==> flow/design.v <==
/*verilator lint_off UNUSEDSIGNAL*/
/*verilator lint_off MULTITOP*/
/*verilator lint_off WIDTH*//*verilator lint_off LATCH*/
module fadd_sub(
  input logic        clk_i,
  input logic [31:0] operand_a,
  input logic [31:0] operand_b,
  output logic[31:0] result_o
);
  logic [7:0]  a_exponent, b_exponent;             
  logic [7:0]  result_exponent;
  logic [23:0] a_mantissa, b_mantissa;             
  logic [24:0] result_mantissa;
  logic        a_sign, b_sign, result_sign;        
  logic [23:0] tmp_mantissa;
  logic [7:0]  in_e, out_e;
  logic [24:0] in_m, out_m;
  logic [7:0]  diff;
always_ff@(posedge(clk_i))
begin
  a_sign <= operand_a[31];
  b_sign <= operand_b[31];
  if(operand_a[30:23]==0)
    begin
      a_exponent <= (operand_a[22:0] != 0)? 8'b00000001 : 8'b00000000;
      a_mantissa <= {1'b0,operand_a[22:0]};
    end
  else
    begin
      a_exponent <= operand_a[30:23];
      a_mantissa <= {1'b1,operand_a[22:0]};
    end
  if(operand_b[30:23]==0)
    begin
      b_exponent <= (operand_b[22:0] != 0)? 8'b00000001 : 8'b00000000;
      b_mantissa <= {1'b0,operand_b[22:0]};
    end
  else
    begin
      b_exponent <= operand_b[30:23];
      b_mantissa <= {1'b1,operand_b[22:0]};
    end
end
always_comb
begin
  diff         = 8'd0;
  tmp_mantissa = 24'd0;
  if(a_exponent == b_exponent)
    begin
      result_exponent = a_exponent;
      if(a_sign == b_sign)                                                     
        begin
          result_sign           = a_sign;
          result_mantissa       = a_mantissa + b_mantissa;
        end
      else                                                                    
        begin
          if(a_mantissa > b_mantissa)
            begin
              result_sign     = a_sign;
              result_mantissa = a_mantissa - b_mantissa;
            end
          else
            begin
              result_sign     = b_sign;
              result_mantissa = b_mantissa - a_mantissa;
            end
        end
    end
  else                                                                               
    begin
      if(a_exponent > b_exponent)
        begin
          result_sign     = a_sign;
          result_exponent = a_exponent;
          diff            = a_exponent - b_exponent;
          tmp_mantissa    = b_mantissa >> diff;
          if(a_sign == b_sign)
            result_mantissa = a_mantissa + tmp_mantissa;
          else
            result_mantissa = a_mantissa - tmp_mantissa;
        end
      else
        begin
          result_sign      = b_sign;
          result_exponent  = b_exponent;
          diff             = b_exponent - a_exponent;
          tmp_mantissa     = a_mantissa >> diff;
          if(a_sign == b_sign)
            result_mantissa  = b_mantissa + tmp_mantissa;
          else
            result_mantissa  = b_mantissa - tmp_mantissa;
        end
    end
  if(result_mantissa[24]==1)
    begin
      result_exponent = result_exponent + 8'd1;
      result_mantissa = result_mantissa >> 1;
    end
  result_o = {result_sign, result_exponent, result_mantissa[22:0]};
end
endmodule
Reports on fadd_sub
Tool output for the design above before and after an edit, in the order of the flow.
Lines under "before" count in the file above, lines under "after" in the edited file.
"diff" is "after" less "before", of the values as shown; "change_rel_pct" is that difference over "before", in percent.
Operators: Yosys type, input widths -> output width; for muxes data width and select width s.
Library cell names are shortened.
{"block": "inputs", "design": "fadd_sub", "clk_port": "clk_i", "cell_library": "sky130hd", "pvt_corner": "tt_025C_1v80"}

The edit
Unified diff, file above to edited file.
The edited RTL no longer does the same as the RTL above: the edit was made by script, with no optimisation intended.
begin of diff
@@ -10,5 +10,5 @@
   logic [7:0]  a_exponent, b_exponent;             
   logic [7:0]  result_exponent;
-  logic [23:0] a_mantissa, b_mantissa;             
+  logic [11:0] a_mantissa, b_mantissa;             
   logic [24:0] result_mantissa;
   logic        a_sign, b_sign, result_sign;        
end of diff

Word level
Yosys after proc, flatten, opt, wreduce and memory -nomap, before mapping. Enables and synchronous resets that opt folds into registers are not counted as muxes. Memory bits, and registers merged into a memory's read port (data or address), are not among the register bits. Print and check cells are not counted. Equal cells are merged and count once.
{"block": "bits", "element": "ff_bits", "before": 66, "after": 42, "diff": -24, "change_rel_pct": -36.36}
{"block": "bits", "element": "out_inout_bits", "before": 32, "after": 32, "diff": 0, "change_rel_pct": 0.00}
{"block": "op_classes", "element": "add_sub_neg", "before": 10, "after": 10, "diff": 0, "change_rel_pct": 0.00}
{"block": "op_classes", "element": "compare", "before": 2, "after": 2, "diff": 0, "change_rel_pct": 0.00}
{"block": "op_classes", "element": "equal", "before": 2, "after": 2, "diff": 0, "change_rel_pct": 0.00}
{"block": "op_classes", "element": "n_shift", "before": 2, "after": 2, "diff": 0, "change_rel_pct": 0.00}
{"block": "op_classes", "element": "n_mux", "before": 20, "after": 18, "diff": -2, "change_rel_pct": -10.00}
{"block": "op_classes", "element": "reduce_logical", "before": 4, "after": 4, "diff": 0, "change_rel_pct": 0.00}
{"block": "ops", "op": "$sub 24x24->25", "before": 4, "after": 0, "diff": -4, "change_rel_pct": -100.00}
{"block": "ops", "op": "$add 24x24->25", "before": 3, "after": 0, "diff": -3, "change_rel_pct": -100.00}
{"block": "ops", "op": "$mux 24", "before": 2, "after": 0, "diff": -2, "change_rel_pct": -100.00}
{"block": "ops", "op": "$shr 24x8->24", "before": 2, "after": 0, "diff": -2, "change_rel_pct": -100.00}
{"block": "ops", "op": "$add 12x24->25", "before": 0, "after": 2, "diff": 2}
{"block": "ops", "op": "$shr 12x8->24", "before": 0, "after": 2, "diff": 2}
{"block": "ops", "op": "$sub 12x12->13", "before": 0, "after": 2, "diff": 2}
{"block": "ops", "op": "$sub 12x24->25", "before": 0, "after": 2, "diff": 2}
{"block": "ops", "op": "$gt 24x24->1", "before": 1, "after": 0, "diff": -1, "change_rel_pct": -100.00}
{"block": "ops", "op": "$add 12x12->13", "before": 0, "after": 1, "diff": 1}
{"block": "ops", "op": "$gt 12x12->1", "before": 0, "after": 1, "diff": 1}
{"block": "ops", "op": "$mux 1", "before": 6, "after": 6, "diff": 0, "change_rel_pct": 0.00}
{"block": "ops", "op": "$mux 25", "before": 6, "after": 6, "diff": 0, "change_rel_pct": 0.00}
{"block": "ops", "op": "$mux 8", "before": 5, "after": 5, "diff": 0, "change_rel_pct": 0.00}
{"block": "ops", "op": "$logic_not 8->1", "before": 2, "after": 2, "diff": 0, "change_rel_pct": 0.00}
{"block": "ops", "op": "$reduce_bool 23->1", "before": 2, "after": 2, "diff": 0, "change_rel_pct": 0.00}
{"block": "ops", "op": "$sub 8x8->8", "before": 2, "after": 2, "diff": 0, "change_rel_pct": 0.00}
{"block": "ops", "op": "$add 8x1->8 const B", "before": 1, "after": 1, "diff": 0, "change_rel_pct": 0.00}
{"block": "ops", "op": "$eq 1x1->1", "before": 1, "after": 1, "diff": 0, "change_rel_pct": 0.00}
{"block": "ops", "op": "$eq 8x8->1", "before": 1, "after": 1, "diff": 0, "change_rel_pct": 0.00}
{"block": "ops", "op": "$gt 8x8->1", "before": 1, "after": 1, "diff": 0, "change_rel_pct": 0.00}
{"block": "ops", "op": "$mux 23", "before": 1, "after": 1, "diff": 0, "change_rel_pct": 0.00}

Depth
Yosys ltp: most cells in a row. Word level: on the elaborated netlist, between registers, memories and ports. Mapped: between sequential cells and ports; inverters and the memories' decode and read muxes count.
{"block": "logic_depth", "element": "depth_word", "before": 7, "after": 7, "diff": 0, "change_rel_pct": 0.00}
{"block": "logic_depth", "element": "abc_area", "before": "0", "after": "0"}
{"block": "logic_depth", "element": "ltp_mapped", "before": 40, "after": 33, "diff": -7, "change_rel_pct": -17.50}
{"block": "logic_depth", "element": "ltp_nobuf", "before": 34, "after": 28, "diff": -6, "change_rel_pct": -17.65}

Synthesis result
Source: synth_stat.txt of the flow (Yosys; design flattened, memories mapped). It holds for the ABC_AREA given above (unset counts as 0); a run with the other value may have another netlist.
{"block": "mapped", "element": "mapped_cells", "before": 1402, "after": 747, "diff": -655, "change_rel_pct": -46.72}
{"block": "mapped", "element": "area_um2", "before": 10412.5, "after": 5784.3, "diff": -4628.2, "change_rel_pct": -44.45}
{"block": "mapped", "element": "seq_area_um2", "before": 1321.3, "after": 840.8, "diff": -480.5, "change_rel_pct": -36.37}
{"block": "mapped", "element": "flip_flops", "before": 66, "after": 42, "diff": -24, "change_rel_pct": -36.36}
{"block": "mapped", "element": "buf_cells", "before": 83, "after": 45, "diff": -38, "change_rel_pct": -45.78}
{"block": "types", "type": "nor2_1", "before": 112, "after": 37, "diff": -75, "change_rel_pct": -66.96}
{"block": "types", "type": "a21oi_1", "before": 119, "after": 59, "diff": -60, "change_rel_pct": -50.42}
{"block": "types", "type": "nand2_1", "before": 125, "after": 66, "diff": -59, "change_rel_pct": -47.20}
{"block": "types", "type": "ha_1", "before": 113, "after": 65, "diff": -48, "change_rel_pct": -42.48}
{"block": "types", "type": "inv_1", "before": 115, "after": 69, "diff": -46, "change_rel_pct": -40.00}
{"block": "types", "type": "o21ai_0", "before": 106, "after": 69, "diff": -37, "change_rel_pct": -34.91}
{"block": "types", "type": "xnor2_1", "before": 54, "after": 23, "diff": -31, "change_rel_pct": -57.41}
{"block": "types", "type": "mux2i_1", "before": 59, "after": 30, "diff": -29, "change_rel_pct": -49.15}
{"block": "types", "type": "clkbuf_1", "before": 57, "after": 31, "diff": -26, "change_rel_pct": -45.61}
{"block": "types", "type": "dfxtp_1", "before": 66, "after": 42, "diff": -24, "change_rel_pct": -36.36}
{"block": "types", "type": "nand3_1", "before": 38, "after": 16, "diff": -22, "change_rel_pct": -57.89}
{"block": "types", "type": "nor3_1", "before": 37, "after": 16, "diff": -21, "change_rel_pct": -56.76}
{"block": "types", "type": "nand4_1", "before": 21, "after": 6, "diff": -15, "change_rel_pct": -71.43}
{"block": "types", "type": "a21o_1", "before": 26, "after": 13, "diff": -13, "change_rel_pct": -50.00}
{"block": "types", "type": "nor4_1", "before": 25, "after": 12, "diff": -13, "change_rel_pct": -52.00}
{"block": "types", "type": "o21bai_1", "before": 22, "after": 11, "diff": -11, "change_rel_pct": -50.00}
{"block": "types", "type": "xor2_1", "before": 20, "after": 9, "diff": -11, "change_rel_pct": -55.00}
{"block": "types", "type": "nand2b_1", "before": 19, "after": 8, "diff": -11, "change_rel_pct": -57.89}
The list need not be complete.

Timing after synthesis
OpenSTA on the mapped netlist: ideal clock, no wires. The path of least setup slack (recovery checks aside). Input and output delay are each 20% of the period. Register names are those of the netlist, which keeps one name where synthesis merged equal registers.
{"block": "synth_path", "element": "path_kind", "before": "register to output", "after": "register to output"}
{"block": "synth_path", "element": "from", "before": "register a_exponent[0]", "after": "register a_exponent[3]"}
{"block": "synth_path", "element": "to", "before": "output result_o[30]", "after": "output result_o[0]"}
{"block": "synth_path", "element": "tclk_ps", "before": 12000, "after": 12000, "diff": 0, "change_rel_pct": 0.00}
{"block": "synth_path", "element": "arrival_time_ps", "before": 7356, "after": 6016, "diff": -1340, "change_rel_pct": -18.22}
{"block": "synth_path", "element": "path_slack_ps", "before": 2244, "after": 3584, "diff": 1340}
{"block": "synth_path", "element": "delay_ps", "before": 7356, "after": 6016, "diff": -1340, "change_rel_pct": -18.22}
{"block": "synth_path", "element": "path_stages", "before": 37, "after": 30, "diff": -7, "change_rel_pct": -18.92}
{"block": "synth_path", "element": "n_path_buf", "before": 2, "after": 4, "diff": 2, "change_rel_pct": 100.00}
{"block": "synth_path", "element": "period_less_setup_slack_ps", "before": 9756, "after": 8416, "diff": -1340, "change_rel_pct": -13.74}
"delay_ps" is the arrival time less input delay plus setup time.
A path that ends at an output port has no setup time.
"path_stages" counts driving pins, that of a launching flip-flop among them; a cell with two outputs on the path counts twice.
"period_less_setup_slack_ps" is the clock period less the worst setup slack; recovery checks do not enter. This is arithmetic on one report: input and output delays are still those of the set period (20% each).
The rows between start and end are the longest chain of elaborated cells between them; the timing report does not say that the signal goes this way. Where chains are equally long, one stands for them.
A line is the first line of the expression or statement that the cell stems from. Yosys adds cells for indexed reads and writes and turns some case tables into memories.
{"block": "synth_via_before", "path_cell_list": "dfxtp_1 inv_1 ha_1 fa_1 nand3b_1 a21oi_1 o21a_4 buf_8 mux4_1 mux2i_2 mux2i_1 a22oi_1 o21ai_0 inv_1 ha_1 inv_1 or4_4 nor3_4 nand2_1 or2_2 a22oi_1 o32ai_1 ha_1 a21o_1 a21oi_1 nor2_1 a21oi_1 o211a_1 o31ai_1 a21oi_1 nand3_1 o22ai_1 o21bai_1 nor3_1 buf_4 nor4_2 xnor2_1", "elab_chain_len": 7, "cells_between": 18, "cone_lines": 14, "cone_classes": "add/sub (7); compare (1); eq/ne (1); shift (2); mux (7)"}
{"block": "synth_lines_before", "element": "start: declaration", "line_no": 10, "source": "logic [7:0]  a_exponent, b_exponent;"}
{"block": "synth_lines_before", "element": "start: assignment", "line_no": 25, "source": "a_exponent <= (operand_a[22:0] != 0)? 8'b00000001 : 8'b00000000;"}
{"block": "synth_lines_before", "element": "start: assignment", "line_no": 30, "source": "a_exponent <= operand_a[30:23];"}
{"block": "synth_lines_before", "element": "$sub 8x8->8", "line_no": 87, "source": "diff             = b_exponent - a_exponent;"}
{"block": "synth_lines_before", "element": "$shr 24x8->24", "line_no": 88, "source": "tmp_mantissa     = a_mantissa >> diff;"}
{"block": "synth_lines_before", "element": "$sub 24x24->25", "line_no": 92, "source": "result_mantissa  = b_mantissa - tmp_mantissa;"}
{"block": "synth_lines_before", "element": "$mux 25", "line_no": 89, "source": "if(a_sign == b_sign)"}
{"block": "synth_lines_before", "element": "$mux 25", "line_no": 72, "source": "if(a_exponent > b_exponent)"}
{"block": "synth_lines_before", "element": "$mux 25", "line_no": 48, "source": "if(a_exponent == b_exponent)"}
{"block": "synth_lines_before", "element": "$mux 8", "line_no": 95, "source": "if(result_mantissa[24]==1)"}
{"block": "synth_lines_before", "element": "end: declaration", "line_no": 8, "source": "output logic[31:0] result_o"}
{"block": "synth_via_after", "path_cell_list": "dfxtp_1 inv_1 ha_1 buf_4 a21oi_2 a21oi_1 o21ai_4 buf_4 mux2i_1 xnor2_2 or4b_1 a31o_2 ha_1 nor2_1 xor2_1 ha_1 nor2b_1 o21ai_0 a21boi_0 o21ai_0 nand2b_1 a21o_1 a21o_1 a31oi_1 o21a_1 o221ai_4 and2_1 buf_6 buf_4 o21ai_0", "elab_chain_len": 7, "cells_between": 15, "cone_lines": 13, "cone_classes": "add/sub (6); compare (1); eq/ne (1); shift (2); mux (5)"}
{"block": "synth_lines_after", "element": "start: declaration", "line_no": 10, "source": "logic [7:0]  a_exponent, b_exponent;"}
{"block": "synth_lines_after", "element": "start: assignment", "line_no": 25, "source": "a_exponent <= (operand_a[22:0] != 0)? 8'b00000001 : 8'b00000000;"}
{"block": "synth_lines_after", "element": "start: assignment", "line_no": 30, "source": "a_exponent <= operand_a[30:23];"}
{"block": "synth_lines_after", "element": "$sub 8x8->8", "line_no": 87, "source": "diff             = b_exponent - a_exponent;"}
{"block": "synth_lines_after", "element": "$shr 12x8->24", "line_no": 88, "source": "tmp_mantissa     = a_mantissa >> diff;"}
{"block": "synth_lines_after", "element": "$sub 12x24->25", "line_no": 92, "source": "result_mantissa  = b_mantissa - tmp_mantissa;"}
{"block": "synth_lines_after", "element": "$mux 25", "line_no": 89, "source": "if(a_sign == b_sign)"}
{"block": "synth_lines_after", "element": "$mux 25", "line_no": 72, "source": "if(a_exponent > b_exponent)"}
{"block": "synth_lines_after", "element": "$mux 25", "line_no": 48, "source": "if(a_exponent == b_exponent)"}
{"block": "synth_lines_after", "element": "$mux 23", "line_no": 95, "source": "if(result_mantissa[24]==1)"}
{"block": "synth_lines_after", "element": "end: declaration", "line_no": 8, "source": "output logic[31:0] result_o"}

Timing after layout
Path of least setup slack in the final report of the runs of set A (OpenROAD, finished layout, wires in). Where an end is a register, its clock arrival counts in the times.
The path's times are printed in steps of 10 ps; the period is the one set.
{"block": "layout_path", "element": "path_kind", "before": "register to output", "after": "register to output"}
{"block": "layout_path", "element": "from", "before": "register a_exponent[0]", "after": "register a_exponent[4]"}
{"block": "layout_path", "element": "to", "before": "output result_o[13]", "after": "output result_o[29]"}
{"block": "layout_path", "element": "tclk_ps", "before": 12000, "after": 12000, "diff": 0, "change_rel_pct": 0.00}
{"block": "layout_path", "element": "arrival_time_ps", "before": 9100, "after": 8670, "diff": -430, "change_rel_pct": -4.73}
{"block": "layout_path", "element": "path_slack_ps", "before": 500, "after": 930, "diff": 430}
{"block": "layout_path", "element": "path_stages", "before": 37, "after": 29, "diff": -8, "change_rel_pct": -21.62}
{"block": "layout_path", "element": "n_path_buf", "before": 4, "after": 2, "diff": -2, "change_rel_pct": -50.00}
The rows between start and end are the longest chain of elaborated cells between them; the timing report does not say that the signal goes this way. Where chains are equally long, one stands for them.
{"block": "layout_via_before", "path_cell_list": "dfxtp_1 inv_1 ha_1 fa_1 nand3b_1 a21oi_4 o21a_4 buf_4 mux4_2 mux2i_1 mux2i_1 a22oi_1 o21ai_0 inv_1 ha_1 inv_1 or4_4 nor3_4 nand2_1 or2_2 a22oi_1 o32ai_1 ha_1 a21o_1 a21oi_1 nor2_1 a21oi_1 o211a_1 o31ai_1 a21oi_2 buf_4 o22ai_1 o21bai_2 nor3_2 buf_4 mux2i_1 clkdlybuf4s50_1", "elab_chain_len": 7, "cells_between": 15, "cone_lines": 13, "cone_classes": "add/sub (6); compare (1); eq/ne (1); shift (2); mux (5)"}
{"block": "layout_lines_before", "element": "start: declaration", "line_no": 10, "source": "logic [7:0]  a_exponent, b_exponent;"}
{"block": "layout_lines_before", "element": "start: assignment", "line_no": 25, "source": "a_exponent <= (operand_a[22:0] != 0)? 8'b00000001 : 8'b00000000;"}
{"block": "layout_lines_before", "element": "start: assignment", "line_no": 30, "source": "a_exponent <= operand_a[30:23];"}
{"block": "layout_lines_before", "element": "$sub 8x8->8", "line_no": 87, "source": "diff             = b_exponent - a_exponent;"}
{"block": "layout_lines_before", "element": "$shr 24x8->24", "line_no": 88, "source": "tmp_mantissa     = a_mantissa >> diff;"}
{"block": "layout_lines_before", "element": "$sub 24x24->25", "line_no": 92, "source": "result_mantissa  = b_mantissa - tmp_mantissa;"}
{"block": "layout_lines_before", "element": "$mux 25", "line_no": 89, "source": "if(a_sign == b_sign)"}
{"block": "layout_lines_before", "element": "$mux 25", "line_no": 72, "source": "if(a_exponent > b_exponent)"}
{"block": "layout_lines_before", "element": "$mux 25", "line_no": 48, "source": "if(a_exponent == b_exponent)"}
{"block": "layout_lines_before", "element": "$mux 23", "line_no": 95, "source": "if(result_mantissa[24]==1)"}
{"block": "layout_lines_before", "element": "end: declaration", "line_no": 8, "source": "output logic[31:0] result_o"}
{"block": "layout_via_after", "path_cell_list": "dfxtp_1 inv_1 ha_1 nand4_1 a21oi_1 o21a_1 mux2i_4 nor2_1 or4b_1 a31o_2 ha_1 nor2_1 xor2_1 ha_1 nor2b_1 o21ai_0 a21boi_0 o21ai_0 nand2b_1 a21o_1 a21o_1 a31oi_1 o21a_1 o221ai_4 and2_1 buf_8 nor4b_2 xnor2_1 clkdlybuf4s50_1", "elab_chain_len": 7, "cells_between": 18, "cone_lines": 14, "cone_classes": "add/sub (7); compare (1); eq/ne (1); shift (2); mux (7)"}
{"block": "layout_lines_after", "element": "start: declaration", "line_no": 10, "source": "logic [7:0]  a_exponent, b_exponent;"}
{"block": "layout_lines_after", "element": "start: assignment", "line_no": 25, "source": "a_exponent <= (operand_a[22:0] != 0)? 8'b00000001 : 8'b00000000;"}
{"block": "layout_lines_after", "element": "start: assignment", "line_no": 30, "source": "a_exponent <= operand_a[30:23];"}
{"block": "layout_lines_after", "element": "$sub 8x8->8", "line_no": 87, "source": "diff             = b_exponent - a_exponent;"}
{"block": "layout_lines_after", "element": "$shr 12x8->24", "line_no": 88, "source": "tmp_mantissa     = a_mantissa >> diff;"}
{"block": "layout_lines_after", "element": "$sub 12x24->25", "line_no": 92, "source": "result_mantissa  = b_mantissa - tmp_mantissa;"}
{"block": "layout_lines_after", "element": "$mux 25", "line_no": 89, "source": "if(a_sign == b_sign)"}
{"block": "layout_lines_after", "element": "$mux 25", "line_no": 72, "source": "if(a_exponent > b_exponent)"}
{"block": "layout_lines_after", "element": "$mux 25", "line_no": 48, "source": "if(a_exponent == b_exponent)"}
{"block": "layout_lines_after", "element": "$mux 8", "line_no": 95, "source": "if(result_mantissa[24]==1)"}
{"block": "layout_lines_after", "element": "end: declaration", "line_no": 8, "source": "output logic[31:0] result_o"}

Flow runs
Runs of the flow (Yosys, OpenROAD) on both versions; the two runs of a pair have the same settings. The constraints put input and output delay at 20% of the set period each and load the outputs with 0.01 pF.
{"block": "flow_settings_set_A", "CORE_UTILIZATION": 40, "period_ns": 12.0, "CAP_MARGIN": 20, "CORE_MARGIN": 2, "SLEW_MARGIN": 20}
{"block": "measured_set_A", "element": "synthArea_um2", "before": 10412.5, "after": 5784.3, "diff": -4628.2, "change_rel_pct": -44.45}
{"block": "measured_set_A", "element": "design_die_area_um2", "before": 27337.3, "after": 15438.1, "diff": -11899.2, "change_rel_pct": -43.53}
{"block": "measured_set_A", "element": "final_cell_area_um2", "before": 12060.3, "after": 6987.9, "diff": -5072.4, "change_rel_pct": -42.06}
{"block": "measured_set_A", "element": "post_route_util_frac", "before": 0.467, "after": 0.5, "diff": 0.033}
{"block": "measured_set_A", "element": "setup_ws_ps", "before": 495, "after": 932, "diff": 437}
{"block": "measured_set_A", "element": "final_setup_tns_ps", "before": 0, "after": 0, "diff": 0}
{"block": "measured_set_A", "element": "fin_hold_ws_ps", "before": 2489, "after": 2565, "diff": 76}
{"block": "measured_set_A", "element": "power_total_w", "before": 0.00239, "after": 0.0008154, "diff": -0.0015746, "change_rel_pct": -65.88}
{"block": "measured_set_A", "element": "period_less_ws_ps", "before": 11505, "after": 11068, "diff": -437, "change_rel_pct": -3.80}
{"block": "flow_settings_set_B", "CAP_MARGIN": 15, "CORE_UTILIZATION": 47, "CTS_CLUSTER_SIZE": 62, "MAX_ROUTING_LAYER": "met5", "PLACE_DENSITY": 0.73, "SETUP_SLACK_MARGIN": 2.38, "SLEW_MARGIN": 35, "TNS_END_PERCENT": 95, "period_ns": 14.7, "CORE_MARGIN": 2}
{"block": "measured_set_B", "element": "synthArea_um2", "before": 10412.5, "after": 5784.3, "diff": -4628.2, "change_rel_pct": -44.45}
{"block": "measured_set_B", "element": "design_die_area_um2", "before": 23360.1, "after": 13210.1, "diff": -10150.0, "change_rel_pct": -43.45}
{"block": "measured_set_B", "element": "final_cell_area_um2", "before": 12185.4, "after": 6909.1, "diff": -5276.3, "change_rel_pct": -43.30}
{"block": "measured_set_B", "element": "post_route_util_frac", "before": 0.56, "after": 0.575, "diff": 0.015}
{"block": "measured_set_B", "element": "setup_ws_ps", "before": 2804, "after": 3445, "diff": 641}
{"block": "measured_set_B", "element": "final_setup_tns_ps", "before": 0, "after": 0, "diff": 0}
{"block": "measured_set_B", "element": "fin_hold_ws_ps", "before": 3029, "after": 3080, "diff": 51}
{"block": "measured_set_B", "element": "power_total_w", "before": 0.001989, "after": 0.0006559, "diff": -0.0013331, "change_rel_pct": -67.02}
{"block": "measured_set_B", "element": "period_less_ws_ps", "before": 11896, "after": 11255, "diff": -641, "change_rel_pct": -5.39}
"period_less_ws_ps" = clock period - worst setup slack. The figure is calculated, with input and output delays left at 20% of the set period.
"power_total_w" rests on the timing tool's default activity at the inputs, not on a simulated workload.
